==> flow/design.v <==
module riscv_pipe (
	input  wire        CLK,
	input  wire        RSTn,
	output wire [11:0] I_MEM_ADDR,
	input  wire [31:0] I_MEM_DI,
	output wire [11:0] D_MEM_ADDR,
	output wire [31:0] D_MEM_DOUT,
	input  wire [31:0] D_MEM_DI,
	output wire        D_MEM_WEN,
	output wire        RF_WE,
	output wire [4:0]  RF_WA,
	output wire [31:0] RF_WD,
	output wire        HALT
);
	wire [4:0]  ra1, ra2;
	wire [31:0] rd1, rd2;
	RISCV_TOP core (
		.CLK         (CLK),
		.RSTn        (RSTn),
		.I_MEM_CSN   (),
		.I_MEM_DI    (I_MEM_DI),
		.I_MEM_ADDR  (I_MEM_ADDR),
		.D_MEM_CSN   (),
		.D_MEM_DI    (D_MEM_DI),
		.D_MEM_DOUT  (D_MEM_DOUT),
		.D_MEM_ADDR  (D_MEM_ADDR),
		.D_MEM_WEN   (D_MEM_WEN),
		.D_MEM_BE    (),
		.RF_WE       (RF_WE),
		.RF_RA1      (ra1),
		.RF_RA2      (ra2),
		.RF_WA1      (RF_WA),
		.RF_RD1      (rd1),
		.RF_RD2      (rd2),
		.RF_WD       (RF_WD),
		.HALT        (HALT),
		.OUTPUT_PORT ()
	);
	REG_FILE #(
		.DWIDTH (32),
		.MDEPTH (32),
		.AWIDTH (5)
	) rf (
		.CLK  (CLK),
		.WE   (RF_WE),
		.RSTn (RSTn),
		.RA1  (ra1),
		.RA2  (ra2),
		.WA   (RF_WA),
		.WD   (RF_WD),
		.RD1  (rd1),
		.RD2  (rd2)
	);
endmodule
module RISCV_TOP (
	input wire CLK,
	input wire RSTn,
	output wire I_MEM_CSN,
	input wire [31:0] I_MEM_DI, 
	output reg [11:0] I_MEM_ADDR, 
	output wire D_MEM_CSN,
	input wire [31:0] D_MEM_DI,
	output wire [31:0] D_MEM_DOUT,
	output wire [11:0] D_MEM_ADDR, 
	output wire D_MEM_WEN,
	output wire [3:0] D_MEM_BE,
	output wire RF_WE,
	output wire [4:0] RF_RA1,
	output wire [4:0] RF_RA2,
	output wire [4:0] RF_WA1,
	input wire [31:0] RF_RD1,
	input wire [31:0] RF_RD2,
	output wire [31:0] RF_WD,
	output wire HALT,                    
	output wire [31:0] OUTPUT_PORT       
	);
	assign OUTPUT_PORT = RF_WD;
	reg [11:0] pc;
	reg [11:0] pc1;
	reg [11:0] pc2;
	wire [11:0] Added_pc;
	reg [11:0] Added_pc1;
	reg [11:0] Added_pc2;
	reg [31:0] Added_pc3;
	reg [11:0] nxt_pc;
	reg [31:0] inst;	
	reg [4:0] rd1;
	reg [4:0] rd2;
	reg [4:0] rd3;
	reg [31:0] immed;
	reg [11:0] immed1;	
	reg [31:0] A;
	reg [31:0] B;
	reg [31:0] rt1;
	reg [31:0] rt2;
	reg [31:0] result;
	reg [31:0] ALUOut;
	reg [31:0] preMEMOut;
	reg [31:0] MEMOut;
	reg [1:0] PCSrc;
	reg RegWrite1;
	reg RegWrite2;
	reg RegWrite; 
	reg [2:0] ASrc;
	reg [2:0] BSrc;
	reg [1:0] rtSrc;
	reg [3:0] ALUOP;
	reg [1:0] MEMOutSrc1;
	reg [1:0] MEMOutSrc;
	reg JAL;
	reg JAL1;
	reg JALR;
	reg JALR1;
	reg Branch;
	reg MEMWrite1;
	reg MEMWrite;
	reg LW;
	reg Stall;
	reg Finish;
	reg NOP1;
	reg NOP2;
	reg NOP3;
	reg NOP;
	assign HALT = ((inst == 32'h00008067) && (Finish == 1'b1))? 1'b1 : 1'b0;
	always @(posedge CLK) begin
		if (RSTn == 1'b0) pc <= 12'b0;
		else if (Stall == 1'b1) pc <= pc;
		else pc <= nxt_pc;
	end
	always @(posedge CLK) begin
		if (Stall == 1'b1) pc1 <= pc1;
		else pc1 <= pc;
	end
	always @(posedge CLK) begin
		pc2 <= pc1;
	end
	always @(posedge CLK) begin
		immed1 <= immed[11:0];
	end
	assign Added_pc = pc + 4;
	always @(posedge CLK) begin
		if (Stall == 1'b1) Added_pc1 <= Added_pc1;
		else Added_pc1 <= Added_pc;
	end
	always @(posedge CLK) begin
		Added_pc2 <= Added_pc1;
	end
	always @(posedge CLK) begin
		Added_pc3 <= {{21{Added_pc2[11]}},Added_pc2[10:0]};
	end
	always @(*) begin
		if ((JAL1 == 1'b1) || ((Branch == 1'b1) && (result[0] == 1'b1))) PCSrc = 2'b01;
		else if (JALR1 == 1'b1) PCSrc = 2'b10;
		else PCSrc = 2'b00;
	end
	always @(*) begin
		case (PCSrc)
			2'b01: nxt_pc = pc2 + immed1;
			2'b10: nxt_pc = result[11:0];
			default: nxt_pc = Added_pc;
		endcase
	end
	always @(*) I_MEM_ADDR = pc;
	assign I_MEM_CSN = ~RSTn;
	always @(posedge CLK) begin
		if (RSTn == 1'b0) begin
			inst <= 32'h00000013;
			NOP1 <= 1'b1;
		end
		else if ((JAL == 1'b1) || (JALR == 1'b1) || (JAL1 == 1'b1) || (JALR1 == 1'b1) || ((Branch == 1'b1) && (result[0] == 1'b1))) begin
			inst <= 32'h00000013;
			NOP1 <= 1'b1;
		end
		else if (Stall == 1'b1) begin
			inst <= inst;
			NOP1 <= NOP1;
		end
		else begin
			inst <= I_MEM_DI;
			NOP1 <= 1'b0;
		end
	end
	assign RF_RA1 = inst[19:15];
	assign RF_RA2 = inst[24:20];
	always @(posedge CLK) begin
		rd1 <= inst[11:7];
	end
	always @(posedge CLK) begin
		rd2 <= rd1;
	end
	always @(posedge CLK) begin
		rd3 <= rd2;
	end
	assign RF_WA1 = rd3;
	assign RF_WD = MEMOut;
	always @(*) begin
		if (((inst[6:0] == 7'b0010011) && (inst[14:12] != 3'b101) && (inst[14:12] != 3'b001)) || (inst[6:0] == 7'b0000011) || (inst[6:0] == 7'b1100111)) 
			immed = {{21{inst[31]}},inst[30:20]};
		else if (inst[6:0] == 7'b1100011) 
			immed = {{20{inst[31]}},inst[7],inst[30:25],inst[11:8],1'b0};
		else if (inst[6:0] == 7'b0100011) 
			immed = {{21{inst[31]}},inst[30:25],inst[11:8],inst[7]};
		else if (inst[6:0] == 7'b1101111) 
			immed = {{12{inst[31]}},inst[19:12],inst[20],inst[30:21],1'b0};
		else if ((inst[6:0] == 7'b0010011) && ((inst[14:12] == 3'b101) || (inst[14:12] == 3'b001))) 
			immed = {{28{inst[24]}},inst[23:20]};
		else 
			immed = {32{1'b0}};
	end
	assign RF_WE = RegWrite;
	always @(posedge CLK) begin
		if (RSTn == 1'b0) RegWrite2 <= 1'b0;
		else RegWrite2 <= RegWrite1;
	end
	always @(posedge CLK) begin
		if (RSTn == 1'b0) RegWrite <= 1'b0;
		else RegWrite <= RegWrite2;
	end
	always @(posedge CLK) begin
		if (RSTn == 1'b0) RegWrite1 <= 1'b0;
		else if ((inst[6:0] == 7'b1100011) || (inst[6:0] == 7'b0100011) || ((Branch == 1'b1) && (result[0] == 1'b1)) || (Stall == 1'b1)) RegWrite1 <= 1'b0;
		else RegWrite1 <= 1'b1;
	end
	always @(*) begin
		if (inst[6:0] == 7'b1100111) JALR = 1'b1;
		else JALR = 1'b0;
	end
	always @(posedge CLK) begin
		if ((RSTn == 1'b0) || ((Branch == 1'b1) && (result[0] == 1'b1)) || (Stall == 1'b1)) JALR1 <=1'b0;
		else JALR1 <= JALR;
	end
	always @(*) begin
		if (inst[6:0] == 7'b1101111) JAL = 1'b1;
		else JAL = 1'b0;
	end
	always @(posedge CLK) begin
		if ((RSTn == 1'b0) || ((Branch == 1'b1) && (result[0] == 1'b1)) || (Stall == 1'b1)) JAL1 <=1'b0;
		else JAL1 <= JAL;
	end
	always @(posedge CLK) begin
		if ((RSTn == 1'b1) && (inst[6:0] == 7'b1100011) && ((Branch == 1'b0) || (result[0] == 1'b0)) && (Stall == 1'b0)) Branch <= 1'b1;
		else Branch <= 1'b0;
	end
	always @(posedge CLK) begin
		if ((RSTn == 1'b1) && (inst[6:0] == 7'b0000011) && ((Branch == 1'b0) || (result[0] == 1'b0)) && (Stall == 1'b0)) LW <= 1'b1;
		else LW <= 1'b0;
	end
	always @(posedge CLK) begin
		if ((RSTn == 1'b1) && (inst == 32'h00c00093) && ((Branch == 1'b0) || (result[0] == 1'b0)) && (Stall == 1'b0)) Finish <= 1'b1;
		else Finish <= 1'b0;
	end
	always @(posedge CLK) begin
		if ((RSTn == 1'b0) || ((Branch == 1'b1) && (result[0] == 1'b1)) || (Stall == 1'b1)) NOP2 <= 1'b1;
		else NOP2 <= NOP1;
	end
	always @(posedge CLK) begin
		NOP3 <= NOP2;
	end
	always @(posedge CLK) begin
		NOP <= NOP3;
	end
	always @(*) begin
		if ((RegWrite1 == 1'b1) && (inst[19:15] == rd1) && (inst[19:15] != 5'b00000) && (inst[6:0] != 7'b1101111) && (LW == 1'b1)) Stall = 1'b1;
		else if ((RegWrite1 == 1'b1) && (inst[24:20] == rd1) && (inst[24:20] != 5'b00000) && ((inst[6:0] == 7'b0100011) || (inst[6:0] == 7'b0110011) || (inst[6:0] == 7'b1100011)) && (LW == 1'b1)) Stall = 1'b1;
		else Stall = 1'b0;
	end
	always @(*) begin
		if ((RegWrite1 == 1'b1) && (inst[19:15] == rd1) && (inst[19:15] != 5'b00000) && (inst[6:0] != 7'b1101111) && (JAL1 != 1'b1) && (JALR1 != 1'b1)) ASrc = 3'b001;
		else if ((RegWrite2 == 1'b1) && (inst[19:15] == rd2) && (inst[19:15] != 5'b00000) && (inst[6:0] != 7'b1101111)) ASrc = 3'b010;
		else if ((RegWrite == 1'b1) && (inst[19:15] == rd3) && (inst[19:15] != 5'b00000) && (inst[6:0] != 7'b1101111)) ASrc = 3'b011;
		else if((RegWrite1 == 1'b1) && (inst[19:15] == rd1) && (inst[19:15] != 5'b00000) && (inst[6:0] != 7'b1101111) && ((JAL1 == 1'b1) || (JALR1 == 1'b1))) ASrc = 3'b100;
		else ASrc = 3'b000;
	end
	always @(*) begin
		if ((RegWrite1 == 1'b1) && (inst[24:20] == rd1) && (inst[24:20] != 5'b00000) && ((inst[6:0] == 7'b0110011) || (inst[6:0] == 7'b1100011)) && (JAL1 != 1'b1) && (JALR1 != 1'b1)) BSrc = 3'b010;
		else if ((RegWrite2 == 1'b1) && (inst[24:20] == rd2) && (inst[24:20] != 5'b00000) && ((inst[6:0] == 7'b0110011) || (inst[6:0] == 7'b1100011))) BSrc = 3'b011;
		else if ((RegWrite == 1'b1) && (inst[24:20] == rd3) && (inst[24:20] != 5'b00000) && ((inst[6:0] == 7'b0110011) || (inst[6:0] == 7'b1100011))) BSrc = 3'b100;
		else if ((RegWrite1 == 1'b1) && (inst[24:20] == rd1) && (inst[24:20] != 5'b00000) && ((inst[6:0] == 7'b0110011) || (inst[6:0] == 7'b1100011)) && ((JAL1 == 1'b1) || (JALR1 == 1'b1))) BSrc = 3'b101;
		else if ((inst[6:0] == 7'b0110011) || (inst[6:0] == 7'b1100011)) BSrc = 3'b000;
		else BSrc = 3'b001;	
	end
	always @(*) begin
		if ((RegWrite1 == 1'b1) && (inst[24:20] == rd1) && (inst[24:20] != 5'b00000)) rtSrc = 2'b01;
		else if ((RegWrite2 == 1'b1) && (inst[24:20] == rd2) && (inst[24:20] != 5'b00000)) rtSrc = 2'b10;
		else if ((RegWrite == 1'b1) && (inst[24:20] == rd3) && (inst[24:20] != 5'b00000)) rtSrc = 2'b11;
		else rtSrc = 2'b00;	
	end
	always @(posedge CLK) begin
		case (ASrc)
			3'b000: A <= RF_RD1;		
			3'b001: A <= result;
			3'b010: A <= preMEMOut;
			3'b011: A <= MEMOut;
			default: A <= Added_pc2;
		endcase
	end
	always @(posedge CLK) begin
		case (BSrc)
			3'b000: B <= RF_RD2;	
			3'b001: B <= immed;		
			3'b010: B <= result;
			3'b011: B <= preMEMOut;
			3'b100: B <= MEMOut;
			default: B <= Added_pc2;
		endcase
	end
	always @(posedge CLK) begin
		case (rtSrc)
			2'b00: rt1 <= RF_RD2;		
			2'b01: rt1 <= result;
			2'b10: rt1 <= preMEMOut;
			default: rt1 <= MEMOut;
		endcase
	end
	always @(posedge CLK) begin
		rt2 <= rt1;
	end
	always @(posedge CLK) begin
		if ((inst[6:0] == 7'b1101111) || (inst[6:0] == 7'b0000011) || (inst[6:0] == 7'b0100011) || ((inst[6:0] == 7'b0110011) && (inst[14:12] == 3'b000) && (inst[30] == 1'b0)) || ((inst[6:0] == 7'b0010011) && (inst[14:12] == 3'b000)))              
			ALUOP <= 4'b0000;
		else if ((inst[6:0] == 7'b0110011) && (inst[14:12] == 3'b000)  && (inst[30] == 1'b1))
			ALUOP <= 4'b0001;
		else if (((inst[6:0] == 7'b0110011) && (inst[14:12] == 3'b111)) || ((inst[6:0] == 7'b0010011) && (inst[14:12] == 3'b111))) 
			ALUOP <= 4'b0010;
		else if (((inst[6:0] == 7'b0110011) && (inst[14:12] == 3'b110)) || ((inst[6:0] == 7'b0010011) && (inst[14:12] == 3'b110))) 
			ALUOP <= 4'b0011;
		else if (((inst[6:0] == 7'b0110011) && (inst[14:12] == 3'b100)) || ((inst[6:0] == 7'b0010011) && (inst[14:12] == 3'b100))) 
			ALUOP <= 4'b0100;
		else if (((inst[6:0] == 7'b0110011) && (inst[14:12] == 3'b010)) || ((inst[6:0] == 7'b0010011) && (inst[14:12] == 3'b010)) || ((inst[6:0] == 7'b1100011) && (inst[14:12] == 3'b100))) 
			ALUOP <= 4'b0101;
		else if (((inst[6:0] == 7'b0110011) && (inst[14:12] == 3'b011)) || ((inst[6:0] == 7'b0010011) && (inst[14:12] == 3'b011)) || ((inst[6:0] == 7'b1100011) && (inst[14:12] == 3'b110))) 
			ALUOP <= 4'b0110;
		else if (((inst[6:0] == 7'b0110011) && (inst[14:12] == 3'b101) && (inst[30] == 1'b1)) || ((inst[6:0] == 7'b0010011) && (inst[14:12] == 3'b101) && (inst[30] == 1'b1)))              
			ALUOP <= 4'b0111;
		else if (((inst[6:0] == 7'b0110011) && (inst[14:12] == 3'b101) && (inst[30] == 1'b0)) || ((inst[6:0] == 7'b0010011) && (inst[14:12] == 3'b101) && (inst[30] == 1'b0)))              
			ALUOP <= 4'b1000;
		else if (((inst[6:0] == 7'b0110011) && (inst[14:12] == 3'b001)) || ((inst[6:0] == 7'b0010011) && (inst[14:12] == 3'b001)))              
			ALUOP <= 4'b1001;
		else if ((inst[6:0] == 7'b1100011) && (inst[14:12] == 3'b000)) 
			ALUOP <= 4'b1010;
		else if ((inst[6:0] == 7'b1100011) && (inst[14:12] == 3'b001)) 
			ALUOP <= 4'b1011;
		else if ((inst[6:0] == 7'b1100011) && (inst[14:12] == 3'b101)) 
			ALUOP <= 4'b1100;
		else if ((inst[6:0] == 7'b1100011) && (inst[14:12] == 3'b111)) 
			ALUOP <= 4'b1101;
		else if (inst[6:0] == 7'b1100111)
			ALUOP <= 4'b1110;
		else 
			ALUOP <= 4'b1111;
	end
	always @(*) begin
		case (ALUOP)
			4'b0000 : result = A + B;
			4'b0001 : result = A - B;
			4'b0010 : result = A & B;
			4'b0011 : result = A | B;
			4'b0100 : result = A ^ B;
			4'b0101 : result = $signed(A) < $signed(B);
			4'b0110 : result = A < B;
			4'b0111 : result = $signed(A) >>> B[4:0];
			4'b1000 : result = A >> B[4:0];
			4'b1001 : result = A << B[4:0];
			4'b1010 : result = A == B;
			4'b1011 : result = A != B;
			4'b1100 : result = $signed(A) >= $signed(B);
			4'b1101 : result = A >= B;
			4'b1110 : result = (A + B) & 32'hfffffffe;
			default : result = 0;
		endcase
	end
	always @(posedge CLK) begin
		ALUOut <= result;
	end
	assign D_MEM_ADDR = ALUOut[11:0];
	assign D_MEM_DOUT = rt2;
	assign D_MEM_CSN = ~RSTn;
	assign D_MEM_WEN = ~MEMWrite;
	assign D_MEM_BE = 4'b1111;
	always @(posedge CLK) begin
		if ((RSTn == 1'b1) && (inst[6:0] == 7'b0100011) && ((Branch == 1'b0) || (result[0] == 1'b0)) && (Stall == 1'b0)) MEMWrite1 <= 1'b1;
		else MEMWrite1 <= 1'b0;
	end
	always @(posedge CLK) begin
		if (RSTn == 1'b0) MEMWrite <= 1'b0;
		else MEMWrite <= MEMWrite1;
	end
	always @(posedge CLK)begin
		if ((inst[6:0] == 7'b1101111) || (inst[6:0] == 7'b1100111)) MEMOutSrc1 <= 2'b10;
		else if (inst[6:0] == 7'b0000011) MEMOutSrc1 <= 2'b01;
		else MEMOutSrc1 <= 2'b00;
	end 
	always @(posedge CLK) begin
		MEMOutSrc <= MEMOutSrc1;
	end
	always @(*) begin
		case (MEMOutSrc)
			2'b00: preMEMOut = ALUOut;		
			2'b01: preMEMOut = D_MEM_DI;
			default: preMEMOut = Added_pc3;
		endcase
	end
	always @(posedge CLK) begin
		MEMOut <= preMEMOut;
	end
endmodule 
module REG_FILE #(
	parameter DWIDTH = 32,
	parameter MDEPTH = 32,
	parameter AWIDTH = 5
)  (
	input wire CLK,
	input wire WE,
	input wire RSTn,
	input wire [AWIDTH-1:0] RA1, RA2, WA,
	input wire [DWIDTH-1:0] WD,
	output wire [DWIDTH-1:0] RD1, RD2
);
	reg [DWIDTH-1:0] RF [MDEPTH-1:0];
	assign RD1 = RF[RA1];
	assign RD2 = RF[RA2];
	always @(posedge CLK)
	begin
		if (~RSTn)
    		begin
			RF[0] <= 32'b0;
			RF[2] <= 32'hF00;
			RF[3] <= 32'h100;
			RF[1] <= 32'b0;
			RF[4] <= 32'b0;
			RF[5] <= 32'b0;
			RF[6] <= 32'b0;
			RF[7] <= 32'b0;
			RF[8] <= 32'b0;
			RF[9] <= 32'b0;
			RF[10] <= 32'b0;
			RF[11] <= 32'b0;
			RF[12] <= 32'b0;
			RF[13] <= 32'b0;
			RF[14] <= 32'b0;
			RF[15] <= 32'b0;
			RF[16] <= 32'b0;
			RF[17] <= 32'b0;
			RF[18] <= 32'b0;
			RF[19] <= 32'b0;
			RF[20] <= 32'b0;
			RF[21] <= 32'b0;
			RF[22] <= 32'b0;
			RF[23] <= 32'b0;
			RF[24] <= 32'b0;
			RF[25] <= 32'b0;
			RF[26] <= 32'b0;
			RF[27] <= 32'b0;
			RF[28] <= 32'b0;
			RF[29] <= 32'b0;
			RF[30] <= 32'b0;
			RF[31] <= 32'b0;
		end
		else if(WE && (WA != {AWIDTH{1'b0}}))
		begin
        		RF[WA] <= WD;
    		end
	end
endmodule
Subject: tool reports on riscv_pipe

Hi,

# Step by step through the tools: riscv_pipe

Module riscv_pipe before and after one edit of its RTL, step after step.
Lines under "before" count in the file above, lines under "after" in the edited file.
"change": "after" minus "before" as printed here.
Operators carry their Yosys type and port widths (W data, S select, Z words).
Library cell names are shortened.
Not given: n/a

Design top: riscv_pipe
Clock input: CLK
Library: sky130hd
Library corner: tt_025C_1v80

# The edit

Unified diff, file above to edited file.
A script made this edit. It changes what the design does and was not meant as an optimisation.

```diff
@@ -457,5 +457,5 @@
 			RF[31] <= 32'b0;
 		end
-		else if(WE && (WA != {AWIDTH{1'b0}}))
+		else 
 		begin
         		RF[WA] <= WD;
```

# After elaboration

Source: Yosys, flattened and elaborated, memories not mapped. Widths are those after wreduce. Print and check cells do not count.
Yosys's memory passes give these memory sizes; they may raise the number of words (mostly to a power of two), join words into wider ones and drop unused or constant bits.

Cells by class:

| item                             | before | after | change |
| add/subtract/negate cells        | 4      | 4     | 0 |
| $lt $le $gt $ge                  | 4      | 4     | 0 |
| equal/unequal tests              | 53     | 53    | 0 |
| shift operators                  | 3      | 3     | 0 |
| multiplexer cells                | 61     | 58    | -3 |
| bitwise gates (word level)       | 11     | 11    | 0 |
| reductions and logical operators | 119    | 117   | -2 |

Operators with widths:

| kind                | before | after | change |
| $logic_and A1 B1 Y1 | 73     | 72    | -1 |
| $mux W1             | 17     | 16    | -1 |
| $mux W32            | 7      | 6     | -1 |
| $mux W5             | 6      | 5     | -1 |
| $reduce_bool A5 Y1  | 3      | 2     | -1 |

Unchanged operator kinds not shown: 50.

Storage and ports:

| item                       | before | after | change |
| bits in registers          | 341    | 341   | 0 |
| memory bits (writable)     | 1024   | 1024  | 0 |
| memories                   | 1      | 1     | 0 |
| input bits                 | 66     | 66    | 0 |
| output and inout port bits | 96     | 96    | 0 |
| word-level cells           | 289    | 284   | -5 |

# Longest topological paths

Longest topological path by Yosys (ltp), each cell counted once; first at word level (registers and memories cut), then after technology mapping (sequential cells cut; the memories' decode and read muxes count).

Depth:

| item                          | before | after | change |
| depth in word-level cells     | 15     | 15    | 0 |
| ABC_AREA                      | 0      | 0     | n/a |
| mapped depth                  | 19     | 19    | 0 |
| gate-level depth less buffers | 14     | 14    | 0 |

# After synthesis

Source: synth_stat.txt of the flow (Yosys; design flattened, memories mapped). It holds for the ABC_AREA given above (unset counts as 0); a run with the other value may have another netlist.

Mapped netlist:

| item                           | before  | after   | change |
| standard cells after synthesis | 5829    | 5940    | +111 |
| synthesis area (sq um)         | 76254.4 | 76422.0 | +167.6 |
| sequential area (sq um)        | 38136.6 | 38136.6 | 0.0 |
| mapped flip-flops              | 1382    | 1382    | 0 |
| buffer cells                   | 572     | 583     | +11 |

Cell types:

| type     | before | after | change |
| o21ai_0  | 148    | 233   | +85 |
| mux2i_1  | 80     | 138   | +58 |
| and2_1   | 999    | 1032  | +33 |
| a222oi_1 | 32     | 0     | -32 |
| mux2_2   | 59     | 30    | -29 |
| a22oi_1  | 21     | 42    | +21 |
| nand2_1  | 270    | 287   | +17 |
| o211ai_1 | 54     | 37    | -17 |
| a21oi_1  | 236    | 220   | -16 |
| a221oi_1 | 24     | 39    | +15 |
| a21o_1   | 41     | 29    | -12 |
| inv_1    | 128    | 138   | +10 |
| buf_2    | 21     | 31    | +10 |
| o221ai_1 | 19     | 29    | +10 |
| o31ai_1  | 20     | 11    | -9 |
| clkbuf_1 | 437    | 445   | +8 |
| a211oi_1 | 76     | 84    | +8 |
| mux4_1   | 8      | 0     | -8 |

Unchanged cell types not shown: 15.
Not every row of either side is listed.
The figures by module come from a second, unflattened synthesis with its own total; it is not the netlist above.

Unflattened totals:

| item                                 | before  | after   | change |
| cells (unflattened synthesis)        | 7287    | 7325    | +38 |
| area (unflattened synthesis) (sq um) | 77827.1 | 78437.7 | +610.6 |

Rows give one instance, submodules left out.

By module, before:

| module     | times used | cells | area (sq um) | seq. area (sq um) |
| REG_FILE   | 1          | 4610  | 55649.6      | 30749.5 |
| RISCV_TOP  | 1          | 2677  | 22177.5      | 7186.9 |
| riscv_pipe | 1          | 0     | 0.0          | 0.0 |

By module, after:

| module     | times used | cells | area (sq um) | seq. area (sq um) |
| REG_FILE   | 1          | 4648  | 56260.2      | 30749.5 |
| RISCV_TOP  | 1          | 2677  | 22177.5      | 7186.9 |
| riscv_pipe | 1          | 0     | 0.0          | 0.0 |

# Timing after synthesis

OpenSTA on the mapped netlist: ideal clock, no wires. The path of least setup slack (recovery checks aside). Input and output delay are each 20% of the period. Register names are those of the netlist, which keeps one name where synthesis merged equal registers.

Path post-synthesis:

| item                              | before            | after                | change |
| kind                              | input to register | register to register | n/a |
| from                              | in RSTn           | reg core.B[2]        | n/a |
| to                                | mem rf.RF[30][0]  | reg core.pc[1]       | n/a |
| clock period (ns)                 | 6.5               | 6.5                  | 0.0 |
| input delay (ns)                  | 1.300             | n/a                  | n/a |
| library setup time (ns)           | 0.466             | 0.119                | -0.347 |
| launch time at the first pin (ns) | 1.300             | 0.000                | -1.300 |
| arrival (ns)                      | 4.099             | 4.399                | +0.300 |
| required time (ns)                | 6.034             | 6.381                | +0.347 |
| slack (ns)                        | 1.935             | 1.982                | +0.047 |
| delay of the path (ns)            | 3.265             | 4.518                | +1.253 |
| driving pins on the path          | 4                 | 19                   | +15 |
| path buffers                      | 2                 | 6                    | +4 |
| synthesis period reached (ns)     | 4.565             | 4.518                | -0.047 |

"delay of the path" is the arrival time less input delay plus setup time.
"driving pins on the path": output pins that drive a net of the path, with the launching flip-flop's if there is one; two outputs of one cell count as two.
"synthesis period reached" = period - worst setup slack (recovery checks aside). The figure is calculated, with input and output delays left at 20% of the set period.
Between the ends stands the longest chain of elaborated cells between them, by number of cells; it is not shown to be the way that was timed. Of several equally long chains one is given.
A line is the first line of the expression or statement that the cell stems from. Yosys adds cells for indexed reads and writes and turns some case tables into memories.
A register here has more assigning lines than the two given.
before: The path ends at the enable pin of a flip-flop; only ways to that pin are counted.

On the way, post-synthesis, before:
Path through: nand4b_1 clkbuf_1 clkbuf_1 o21ai_0
Length of the longest elaborated chain: 1
Elaborated cells between the ends (all ways): 3
Source lines of those cells: 1
Those cells by class: mux (3)

Ends and longest elaborated chain, post-synthesis, before:

| item               | RTL line | text |
| start: declaration | 3        | `input wire RSTn,` |
| $mux W5            | 424      | `if (~RSTn)` |
| end: declaration   | 419      | `reg [DWIDTH-1:0] RF [MDEPTH-1:0];` |

On the way, post-synthesis, after:
Path through: dfxtp_1 buf_2 inv_1 buf_1 clkbuf_1 buf_1 ha_1 buf_2 nor3_1 nand4_1 nor3_4 mux2_1 a311oi_1 o2111ai_1 a211o_1 buf_6 a21oi_4 mux2_1 o221a_1
Length of the longest elaborated chain: 7
Elaborated cells between the ends (all ways): 16
Those cells by class: compare (4); eq/ne (4); shift (3); mux (3); reduce/logical (2)

Ends and longest elaborated chain, post-synthesis, after:

| item                | RTL line | text |
| start: declaration  | 93       | `reg [31:0] B;` |
| start: assignment   | 300      | `3'b001: B <= immed;` |
| start: assignment   | 301      | `3'b010: B <= result;` |
| $ge A32 B32 Y1      | 367      | `4'b1101 : result = A >= B;` |
| $pmux W32 S15       | 353      | `case (ALUOP)` |
| $logic_and A1 B1 Y1 | 152      | `if ((JAL1 == 1'b1) \|\| ((Branch == 1'b1) && (result[0] == 1'b1))) PCSrc = 2'b01;` |
| $logic_or A1 B1 Y1  | 152      |  |
| $mux W2             | 152      |  |
| $eq A2 B2 Y1        | 157      | `case (PCSrc)` |
| $pmux W12 S2        | 157      |  |
| end: assignment     | 127      | `else if (Stall == 1'b1) pc <= pc;` |
| end: assignment     | 128      | `else pc <= nxt_pc;` |
| end: declaration    | 78       | `reg [11:0] pc;` |

Some nets on the timed path still bear RTL names; the line given drives or declares the net.

Nets with RTL names, path post-synthesis, after:

| signal         | RTL line |
| core.result[0] | 353 |

# Timing after layout

From the final timing report of each run of pair A: the path of least setup slack in the routed layout; clock arrival at registers is part of the times.

Path after layout:

| item                              | before               | after                | change |
| kind                              | register to register | register to register | n/a |
| from                              | reg core.B[0]        | reg core.A[6]        | n/a |
| to                                | reg core.pc[1]       | reg core.B[27]       | n/a |
| clock period (ns)                 | 5.3                  | 5.3                  | 0.0 |
| library setup time (ns)           | 0.16                 | 0.12                 | -0.04 |
| launch time at the first pin (ns) | 0.81                 | 0.80                 | -0.01 |
| arrival (ns)                      | 5.39                 | 5.52                 | +0.13 |
| required time (ns)                | 5.95                 | 5.98                 | +0.03 |
| slack (ns)                        | 0.56                 | 0.46                 | -0.10 |
| driving pins on the path          | 13                   | 14                   | +1 |
| path buffers                      | 2                    | 2                    | 0 |

Between the ends stands the longest chain of elaborated cells between them, by number of cells; it is not shown to be the way that was timed. Of several equally long chains one is given.
A register here has more assigning lines than the two given.

On the way, after layout, before:
Path through: dfxtp_2 buf_4 buf_4 mux4_1 mux2_2 and4_1 nor4_1 nand4b_1 a21oi_2 a21boi_2 or2_1 a2111oi_0 a311oi_1
Length of the longest elaborated chain: 7
Elaborated cells between the ends (all ways): 21
Those cells by class: add/sub (2); compare (4); eq/ne (4); shift (3); mux (3); logic (3); reduce/logical (2)

Ends and longest elaborated chain, after layout, before:

| item                | RTL line | text |
| start: declaration  | 93       | `reg [31:0] B;` |
| start: assignment   | 300      | `3'b001: B <= immed;` |
| start: assignment   | 301      | `3'b010: B <= result;` |
| $ge A32 B32 Y1      | 367      | `4'b1101 : result = A >= B;` |
| $pmux W32 S15       | 353      | `case (ALUOP)` |
| $logic_and A1 B1 Y1 | 152      | `if ((JAL1 == 1'b1) \|\| ((Branch == 1'b1) && (result[0] == 1'b1))) PCSrc = 2'b01;` |
| $logic_or A1 B1 Y1  | 152      |  |
| $mux W2             | 152      |  |
| $eq A2 B2 Y1        | 157      | `case (PCSrc)` |
| $pmux W12 S2        | 157      |  |
| end: assignment     | 127      | `else if (Stall == 1'b1) pc <= pc;` |
| end: assignment     | 128      | `else pc <= nxt_pc;` |
| end: declaration    | 78       | `reg [11:0] pc;` |

On the way, after layout, after:
Path through: dfxtp_1 inv_1 ha_1 nor3_1 buf_4 o41ai_1 a22oi_1 a211oi_1 nor4_1 or3_1 a221oi_1 o21ai_1 buf_4 a211o_1

Ends and longest elaborated chain, after layout, after:

| item               | RTL line | text |
| start: declaration | 92       | `reg [31:0] A;` |
| start: assignment  | 291      | `3'b001: A <= result;` |
| start: assignment  | 292      | `3'b010: A <= preMEMOut;` |
| end: assignment    | 300      | `3'b001: B <= immed;` |
| end: assignment    | 301      | `3'b010: B <= result;` |
| end: declaration   | 93       | `reg [31:0] B;` |

after: Chain of elaborated cells between the ends: none given.
Some nets on the timed path still bear RTL names; the line given drives or declares the net.

Nets with RTL names, path after layout, after:

| signal          | RTL line | text |
| core.result[27] | 353      | `case (ALUOP)` |

# Layout results

Both versions went through the flow (Yosys, OpenROAD) with the same settings in each pair. Constraints: input delay and output delay 20% of the set period each, output load 0.01 pF.

Flow settings, pair A:
CORE_UTILIZATION: 40
period_ns: 5.3
CAP_MARGIN: 20
CORE_MARGIN: 2
SLEW_MARGIN: 20

Results, pair A:

| item                                                      | before   | after    | change |
| post-synthesis cell area (sq um)                          | 76254.4  | 76422.0  | +167.6 |
| full die area (sq um)                                     | 194146.0 | 194569.0 | +423.0 |
| area of the standard cells in the finished layout (sq um) | 86965.9  | 87147.3  | +181.4 |
| utilization after layout (%)                              | 45.8     | 45.9     | +0.1 |
| setup slack of the critical path (ns)                     | 0.565    | 0.456    | -0.109 |
| sum of negative setup slack (ns)                          | 0.000    | 0.000    | 0.000 |
| worst hold slack after layout (ns)                        | 0.322    | 0.327    | +0.005 |
| power consumption (W)                                     | 0.029778 | 0.03038  | +0.000602 |
| achieved clock period (ns)                                | 4.735    | 4.844    | +0.109 |

Flow settings, pair B:
CAP_MARGIN: 25
CORE_MARGIN: 5
CORE_UTILIZATION: 46
CTS_CLUSTER_DIAMETER: 191
MAX_ROUTING_LAYER: met5
PLACE_DENSITY: 0.37
SETUP_SLACK_MARGIN: 0.01
period_ns: 7.32
SLEW_MARGIN: 20

Results, pair B:

| item                                                      | before   | after    | change |
| post-synthesis cell area (sq um)                          | 76254.4  | 76422.0  | +167.6 |
| full die area (sq um)                                     | 174014.0 | 174386.0 | +372.0 |
| area of the standard cells in the finished layout (sq um) | 85972.5  | 86190.2  | +217.7 |
| utilization after layout (%)                              | 52.2     | 52.2     | 0.0 |
| setup slack of the critical path (ns)                     | 2.195    | 1.935    | -0.260 |
| sum of negative setup slack (ns)                          | 0.000    | 0.000    | 0.000 |
| worst hold slack after layout (ns)                        | 0.324    | 0.316    | -0.008 |
| power consumption (W)                                     | 0.021409 | 0.021626 | +0.000217 |
| achieved clock period (ns)                                | 5.125    | 5.385    | +0.260 |

"achieved clock period": clock period set for the run, less the worst setup slack. It is reckoned from that one timing run; input and output delays stay at 20% of the period that was set.
By "power consumption" is meant OpenSTA's value without simulated activity: inputs other than the clock are taken to toggle once in ten clock periods, and the tool carries that through the logic.

Regards
